==> flow/design.v <==
module Fiveto32Decoder(Select, Wenable, Load_Out);
input [4:0] Select;
input Wenable;
output reg [31:0] Load_Out;
always@(*)
if (Wenable == 1)
case(Select)
5'h0 : Load_Out = 32'h00000001;
5'h1 : Load_Out = 32'h00000002;
5'h2 : Load_Out = 32'h00000004;
5'h3 : Load_Out = 32'h00000008;
5'h4 : Load_Out = 32'h00000010;
5'h5 : Load_Out = 32'h00000020;
5'h6 : Load_Out = 32'h00000040;
5'h7 : Load_Out = 32'h00000080;
5'h8 : Load_Out = 32'h00000100;
5'h9 : Load_Out = 32'h00000200;
5'hA : Load_Out = 32'h00000400;
5'hB : Load_Out = 32'h00000800;
5'hC : Load_Out = 32'h000001000;
5'hD : Load_Out = 32'h000002000;
5'hE : Load_Out = 32'h000004000;
5'hF : Load_Out = 32'h000008000;
5'h10 : Load_Out = 32'h00010000;
5'h11 : Load_Out = 32'h00020000;
5'h12 : Load_Out = 32'h00040000;
5'h13 : Load_Out = 32'h00080000;
5'h14 : Load_Out = 32'h00100000;
5'h15 : Load_Out = 32'h00200000;
5'h16 : Load_Out = 32'h00400000;
5'h17 : Load_Out = 32'h00800000;
5'h18 : Load_Out = 32'h01000000;
5'h19 : Load_Out = 32'h02000000;
5'h1A : Load_Out = 32'h04000000;
5'h1B : Load_Out = 32'h08000000;
5'h1C : Load_Out = 32'h10000000;
5'h1D : Load_Out = 32'h20000000;
5'h1E : Load_Out = 32'h40000000;
5'h1F : Load_Out = 32'h80000000;
default: Load_Out = 32'h00000000;
endcase
else
Load_Out <= 0;
endmodule
module Register32bit (Din, Dout, Load, Reset, clk);
input [31:0] Din;
output reg [31:0] Dout;
input Load, Reset, clk;
always@(posedge clk or posedge Reset) begin
if (Reset == 1)
Dout = 0;
else if (Load == 1)
Dout <= Din;
else
Dout <= Dout;
end
endmodule
module Mux32to1 (Reg0,Reg1,Reg2,Reg3,Reg4,Reg5,Reg6,Reg7,Reg8,Reg9,Reg10,Reg11,Reg12,Reg13,Reg14,Reg15,Reg16,Reg17,Reg18,Reg19,Reg20,Reg21,Reg22,Reg23,Reg24,Reg25,Reg26,Reg27,Reg28,Reg29,Reg30,Reg31, Select, Regout);
input [31:0]Reg0, Reg1,Reg2,Reg3,Reg4,Reg5,Reg6,Reg7,Reg8,Reg9,Reg10,Reg11,Reg12,Reg13,Reg14,Reg15,Reg16;
input [31:0]Reg17,Reg18,Reg19,Reg20,Reg21,Reg22,Reg23,Reg24,Reg25,Reg26,Reg27,Reg28,Reg29,Reg30,Reg31;
input [4:0]Select;
output reg [31:0] Regout;
always@(*)
case(Select)
5'h0: Regout <= Reg0;
5'h1: Regout <= Reg1;
5'h2: Regout <= Reg2;
5'h3: Regout <= Reg3;
5'h4: Regout <= Reg4;
5'h5: Regout <= Reg5;
5'h6: Regout <= Reg6;
5'h7: Regout <= Reg7;
5'h8: Regout <= Reg8;
5'h9: Regout <= Reg9;
5'hA: Regout <= Reg10;
5'hB: Regout <= Reg11;
5'hC: Regout <= Reg12;
5'hD: Regout <= Reg13;
5'hE: Regout <= Reg14;
5'hF: Regout <= Reg15;
5'h10: Regout <= Reg16;
5'h11: Regout <= Reg17;
5'h12: Regout <= Reg18;
5'h13: Regout <= Reg19;
5'h14: Regout <= Reg20;
5'h15: Regout <= Reg21;
5'h16: Regout <= Reg22;
5'h17: Regout <= Reg23;
5'h18: Regout <= Reg24;
5'h19: Regout <= Reg25;
5'h1A: Regout <= Reg26;
5'h1B: Regout <= Reg27;
5'h1C: Regout <= Reg28;
5'h1D: Regout <= Reg29;
5'h1E: Regout <= Reg30;
5'h1F: Regout <= Reg31;
default Regout <= 32'b0;
endcase
endmodule
module RegisterFile32Bits(DataIn,DataA,DataB,RdAddress1,RdAddress2,WrtAddress,clk,Reset,Wenable);
input[31:0]DataIn;
input clk,Reset,Wenable;
input [4:0]RdAddress1,RdAddress2,WrtAddress;
output [31:0]DataA,DataB;
wire [31:0] Load;
wire [31:0] Dout0;
wire [31:0] Dout1;
wire [31:0] Dout2;
wire [31:0] Dout3;
wire [31:0] Dout4;
wire [31:0] Dout5;
wire [31:0] Dout6;
wire [31:0] Dout7;
wire [31:0] Dout8;
wire [31:0] Dout9;
wire [31:0] Dout10;
wire [31:0] Dout11;
wire [31:0] Dout12;
wire [31:0] Dout13;
wire [31:0] Dout14;
wire [31:0] Dout15;
wire [31:0] Dout16;
wire [31:0] Dout17;
wire [31:0] Dout18;
wire [31:0] Dout19;
wire [31:0] Dout20;
wire [31:0] Dout21;
wire [31:0] Dout22;
wire [31:0] Dout23;
wire [31:0] Dout24;
wire [31:0] Dout25;
wire [31:0] Dout26;
wire [31:0] Dout27;
wire [31:0] Dout28;
wire [31:0] Dout29;
wire [31:0] Dout30;
wire [31:0] Dout31;
Fiveto32Decoder u00 (WrtAddress,Wenable,Load);
Register32bit uu0 (DataIn, Dout0, Load[0], Reset, clk);
Register32bit uu1 (DataIn, Dout1, Load[1], Reset, clk);
Register32bit uu2 (DataIn, Dout2, Load[2], Reset, clk);
Register32bit uu3 (DataIn, Dout3, Load[3], Reset, clk);
Register32bit uu4 (DataIn, Dout4, Load[4], Reset, clk);
Register32bit uu5 (DataIn, Dout5, Load[5], Reset, clk);
Register32bit uu6 (DataIn, Dout6, Load[6], Reset, clk);
Register32bit uu7 (DataIn, Dout7, Load[7], Reset, clk);
Register32bit uu8 (DataIn, Dout8, Load[8], Reset, clk);
Register32bit uu9 (DataIn, Dout9, Load[9], Reset, clk);
Register32bit uu10 (DataIn, Dout10, Load[10], Reset, clk);
Register32bit uu11 (DataIn, Dout11, Load[11], Reset, clk);
Register32bit uu12 (DataIn, Dout12, Load[12], Reset, clk);
Register32bit uu13 (DataIn, Dout13, Load[13], Reset, clk);
Register32bit uu14 (DataIn, Dout14, Load[14], Reset, clk);
Register32bit uu15 (DataIn, Dout15, Load[15], Reset, clk);
Register32bit uu16 (DataIn, Dout16, Load[16], Reset, clk);
Register32bit uu17 (DataIn, Dout17, Load[17], Reset, clk);
Register32bit uu18 (DataIn, Dout18, Load[18], Reset, clk);
Register32bit uu19 (DataIn, Dout19, Load[19], Reset, clk);
Register32bit uu20 (DataIn, Dout20, Load[20], Reset, clk);
Register32bit uu21 (DataIn, Dout21, Load[21], Reset, clk);
Register32bit uu22 (DataIn, Dout22, Load[22], Reset, clk);
Register32bit uu23 (DataIn, Dout23, Load[23], Reset, clk);
Register32bit uu24 (DataIn, Dout24, Load[24], Reset, clk);
Register32bit uu25 (DataIn, Dout25, Load[25], Reset, clk);
Register32bit uu26 (DataIn, Dout26, Load[26], Reset, clk);
Register32bit uu27 (DataIn, Dout27, Load[27], Reset, clk);
Register32bit uu28 (DataIn, Dout28, Load[28], Reset, clk);
Register32bit uu29 (DataIn, Dout29, Load[29], Reset, clk);
Register32bit uu30 (DataIn, Dout30, Load[30], Reset, clk);
Register32bit uu31 (DataIn, Dout31, Load[31], Reset, clk);
Mux32to1 um1(Dout0,Dout1,Dout2,Dout3,Dout4,Dout5,Dout6,Dout7,Dout8,Dout9,Dout10,Dout11,Dout12,Dout13,Dout14,Dout15,Dout16,Dout17,Dout18,Dout19,Dout20,Dout21,Dout22,Dout23,Dout24,Dout25,Dout26,Dout27,Dout28,Dout29,Dout30,Dout31,RdAddress1, DataA);
Mux32to1 um2(Dout0,Dout1,Dout2,Dout3,Dout4,Dout5,Dout6,Dout7,Dout8,Dout9,Dout10,Dout11,Dout12,Dout13,Dout14,Dout15,Dout16,Dout17,Dout18,Dout19,Dout20,Dout21,Dout22,Dout23,Dout24,Dout25,Dout26,Dout27,Dout28,Dout29,Dout30,Dout31,RdAddress2, DataB);
endmodule 
# == Step by step through the tools: RegisterFile32Bits ==
# Module RegisterFile32Bits before and after one edit of its RTL, step after step.
# "before" refers to lines of the RTL above, "after" to lines of the edited file.
# "diff" is "after" less "before", of the values as shown.
# Library cell names are shortened.
# A cell with -- has no value.
# setup
top_module,RegisterFile32Bits
clk_port,clk
cell_library,sky130hd
corner,tt_025C_1v80

# == Edit of the RTL ==
# The edit as a unified diff against the file above.
# This change comes from a script, not from a designer. The edited design behaves differently; no optimisation was intended.
# begin of diff
@@ -75,5 +75,4 @@
 5'hA: Regout <= Reg10;
 5'hB: Regout <= Reg11;
-5'hC: Regout <= Reg12;
 5'hD: Regout <= Reg13;
 5'hE: Regout <= Reg14;
# end of diff

# == Elaborated design ==
# Yosys after proc, flatten, opt, wreduce and memory -nomap, before mapping. Memory bits, and registers merged into a memory's read port (data or address), are not among the register bits. Print and check cells are not counted. Equal cells are merged and count once.
# Yosys's memory passes give these memory sizes; they may raise the number of words (mostly to a power of two), join words into wider ones and drop unused or constant bits.
# word_totals
item,before,after,diff
regBits,1024,992,-32
rom_bits,1024,1024,0
memories,1,1,0
input_bits,50,50,0
output_inout_bits,64,64,0
word_cells,100,97,-3
# mem_list
item,before,after
memory_list,32x32 r1 w0,32x32 r1 w0
# op_classes
item,before,after,diff
eq_ne,62,60,-2
mux,3,3,0
reduce_and_logical,2,2,0
# ops
cell,before,after,diff
5-bit by 4-bit == test with 1-bit output with constant B,16,14,-2
32-bit case mux with 32-bit select,2,0,-2
32-bit case mux with 31-bit select,0,2,2
5-bit == test with constant B,32,32,0
5-bit by 3-bit == test with 1-bit output with constant B,8,8,0
5-bit by 2-bit == test with 1-bit output with constant B,4,4,0
5-bit by 1-bit == test with 1-bit output with constant B,2,2,0
5-bit logical NOT,2,2,0
32-bit 2-to-1 mux,1,1,0

# == Depth ==
# Longest topological path by Yosys (ltp), each cell counted once; first at word level (registers and memories cut), then after technology mapping (sequential cells cut; the memories' decode and read muxes count).
# depth
item,before,after,diff
word_depth,2,2,0
ABC_AREA,0,0,--
ltp_mapped,10,11,1
mapped_depth_nobuf,5,5,0

# == Synthesis result ==
# Yosys stat after the flow's synthesis: flattened, memories mapped to cells. It holds for the ABC_AREA given above (unset counts as 0); a run with the other value may have another netlist.
# types
cell,before,after,diff
nand3_1,1299,443,-856
a22oi_1,210,476,266
nand4_1,388,178,-210
clkbuf_1,428,352,-76
and3_1,71,142,71
nand2_1,26,90,64
nor4_1,67,6,-61
a32oi_1,10,67,57
or4_1,32,75,43
mux2i_1,10,50,40
buf_1,104,70,-34
o32a_1,33,0,-33
a2111oi_0,14,47,33
dfrtp_1,1024,992,-32
o21ai_0,36,4,-32
a221o_1,29,0,-29
a222oi_1,2,29,27
mux2_2,1028,1009,-19
# The list need not be complete.
# mapped
item,before,after,diff
cell_count,5157,4392,-765
area_um2,54133.2,50561.0,-3572.2
seqArea_um2,25624.6,24823.8,-800.8
flip_flops,1024,992,-32
buf_cells,598,477,-121
# The figures by module come from a second, unflattened synthesis with its own total; it is not the netlist above.
# hier_totals
item,before,after,diff
cells_unflattened,4963,4245,-718
area_unflattened_um2,59315.6,57203.6,-2112.0
# Rows give one instance, submodules left out.
# by_module_before
module,instances,n_cells,mod_area_um2,mod_seq_area_um2
Register32bit,32,69,1348.8,800.8
Mux32to1,2,1354,7960.1,0.0
Fiveto32Decoder,1,47,234.0,0.0
RegisterFile32Bits,1,0,0.0,0.0
# by_module_after
module,instances,n_cells,mod_area_um2,mod_seq_area_um2
Register32bit,32,69,1348.8,800.8
Mux32to1,2,995,6904.1,0.0
Fiveto32Decoder,1,47,234.0,0.0
RegisterFile32Bits,1,0,0.0,0.0

# == Timing after synthesis ==
# OpenSTA on the mapped netlist: ideal clock, no wires. The path of least setup slack (recovery checks aside). Input and output delay are each 20% of the period. Register names are those of the netlist, which keeps one name where synthesis merged equal registers.
# synth_path
item,before,after,diff
path_kind,input to output,input to output,--
startpoint,input port RdAddress1[3],input port RdAddress2[1],--
endpoint,output port DataA[12],output port DataB[0],--
tclk_ns,7.0,7.0,0.0
input_delay_ns,1.400,1.400,0.000
out_delay_ns,1.400,1.400,0.000
t_first_pin_ns,1.400,1.400,0.000
arrival_time_ns,3.156,3.289,0.133
required_time_ns,5.600,5.600,0.000
setup_slack_ns,2.444,2.311,-0.133
delay_ns,1.756,1.889,0.133
stages,8,9,1
path_buffers,3,4,1
synth_period_reached_ns,4.556,4.689,0.133
# "delay_ns" = arrival - input delay + setup time.
# At an output port there is no setup time.
# "stages": output pins that drive a net of the path, with the launching flip-flop's if there is one; two outputs of one cell count as two.
# "synth_period_reached_ns" = period - worst setup slack (recovery checks aside). The figure is calculated, with input and output delays left at 20% of the set period.
# The rows between start and end are the longest chain of elaborated cells between them; the timing report does not say that the signal goes this way. Where chains are equally long, one stands for them.
# Each line given opens the expression or statement behind the cell; cells for indexed reads and writes are added by Yosys, which also makes memories of some case tables.
# synth_between_before
cell_sequence,buf_2 nor2b_4 buf_6 and2_1 buf_2 a221o_1 or4_1 o32a_1
elab_chain_cells,2
cone_cells,33
lines_between,1
classes_between,31 x eq/ne; 1 x mux; 1 x reduce/logical
# synth_lines_before
item,line,source
"start, declared",103,"input [4:0]RdAddress1,RdAddress2,WrtAddress;"
5-bit == test,64,case(Select)
32-bit case mux with 32-bit select,64,
"end, declared",104,"output [31:0]DataA,DataB;"
# synth_between_after
cell_sequence,buf_6 and3b_1 clkbuf_1 buf_6 buf_2 nand3_1 nand4_1 or4_1 or4_1
elab_chain_cells,2
cone_cells,32
lines_between,1
classes_between,30 x eq/ne; 1 x mux; 1 x reduce/logical
# synth_lines_after
item,line,source
"start, declared",102,"input [4:0]RdAddress1,RdAddress2,WrtAddress;"
5-bit == test,64,case(Select)
32-bit case mux with 31-bit select,64,
"end, declared",103,"output [31:0]DataA,DataB;"

# == Timing after layout ==
# Path of least setup slack in the final report of the runs of pair A (OpenROAD, finished layout, wires in). Where an end is a register, its clock arrival counts in the times.
# layout_path
item,before,after,diff
path_kind,input to output,input to output,--
startpoint,input port RdAddress1[3],input port RdAddress1[0],--
endpoint,output port DataA[23],output port DataA[13],--
tclk_ns,7.0,7.0,0.0
input_delay_ns,1.40,1.40,0.00
out_delay_ns,1.40,1.40,0.00
t_first_pin_ns,1.40,1.40,0.00
arrival_time_ns,5.33,5.43,0.10
required_time_ns,5.60,5.60,0.00
setup_slack_ns,0.27,0.17,-0.10
stages,10,9,-1
path_buffers,5,4,-1
# The rows between start and end are the longest chain of elaborated cells between them; the timing report does not say that the signal goes this way. Where chains are equally long, one stands for them.
# layout_between_before
cell_sequence,clkdlybuf4s50_1 buf_4 and2_4 buf_12 and2_2 buf_4 a22oi_1 nand4_1 o32a_1 clkdlybuf4s50_1
elab_chain_cells,2
cone_cells,33
lines_between,1
classes_between,31 x eq/ne; 1 x mux; 1 x reduce/logical
# layout_lines_before
item,line,source
"start, declared",103,"input [4:0]RdAddress1,RdAddress2,WrtAddress;"
5-bit == test,64,case(Select)
32-bit case mux with 32-bit select,64,
"end, declared",104,"output [31:0]DataA,DataB;"
# layout_between_after
cell_sequence,clkdlybuf4s50_1 buf_4 nor3b_2 buf_4 and3_1 a2111oi_0 nand3_1 or4_1 clkdlybuf4s50_1
elab_chain_cells,2
cone_cells,32
lines_between,1
classes_between,30 x eq/ne; 1 x mux; 1 x reduce/logical
# layout_lines_after
item,line,source
"start, declared",102,"input [4:0]RdAddress1,RdAddress2,WrtAddress;"
5-bit == test,64,case(Select)
32-bit case mux with 31-bit select,64,
"end, declared",103,"output [31:0]DataA,DataB;"

# == Flow runs ==
# Both versions went through the flow (Yosys, OpenROAD) with the same settings in each pair. Constraints: input delay and output delay 20% of the set period each, output load 0.01 pF.
# flow_settings_pair_A
CORE_UTILIZATION,50
period_ns,7.0
CAP_MARGIN,20
CORE_MARGIN,2
SLEW_MARGIN,20
# measured_pair_A
item,before,after,diff
yosys_chip_area_um2,54133.2,50561.0,-3572.2
final_die_area_um2,110916.0,103681.0,-7235.0
util_pct,56.9,57.6,0.7
worstSetupSlack_ns,0.267,0.170,-0.097
tns_ns,0.000,0.000,0.000
holdWs_ns,0.517,0.526,0.009
clock_period_reached_ns,6.733,6.830,0.097
# flow_settings_pair_B
ABC_AREA,0
CAP_MARGIN,25
CELL_PAD_IN_SITES_DETAIL_PLACEMENT,0
CORE_MARGIN,4
CORE_UTILIZATION,39
CTS_CLUSTER_DIAMETER,388
GPL_ROUTABILITY_DRIVEN,0
MIN_ROUTING_LAYER,met1
PLACE_DENSITY_LB_ADDON,0.2
period_ns,10.9
SLEW_MARGIN,20
# measured_pair_B
item,before,after,diff
yosys_chip_area_um2,54133.2,50561.0,-3572.2
final_die_area_um2,144826.0,135468.0,-9358.0
util_pct,44.5,45.1,0.6
worstSetupSlack_ns,1.897,2.027,0.130
tns_ns,0.000,0.000,0.000
holdWs_ns,0.521,0.526,0.005
clock_period_reached_ns,9.003,8.873,-0.130
# "clock_period_reached_ns" is the run's clock period less its worst setup slack. It is reckoned from that one timing run; input and output delays stay at 20% of the period that was set.
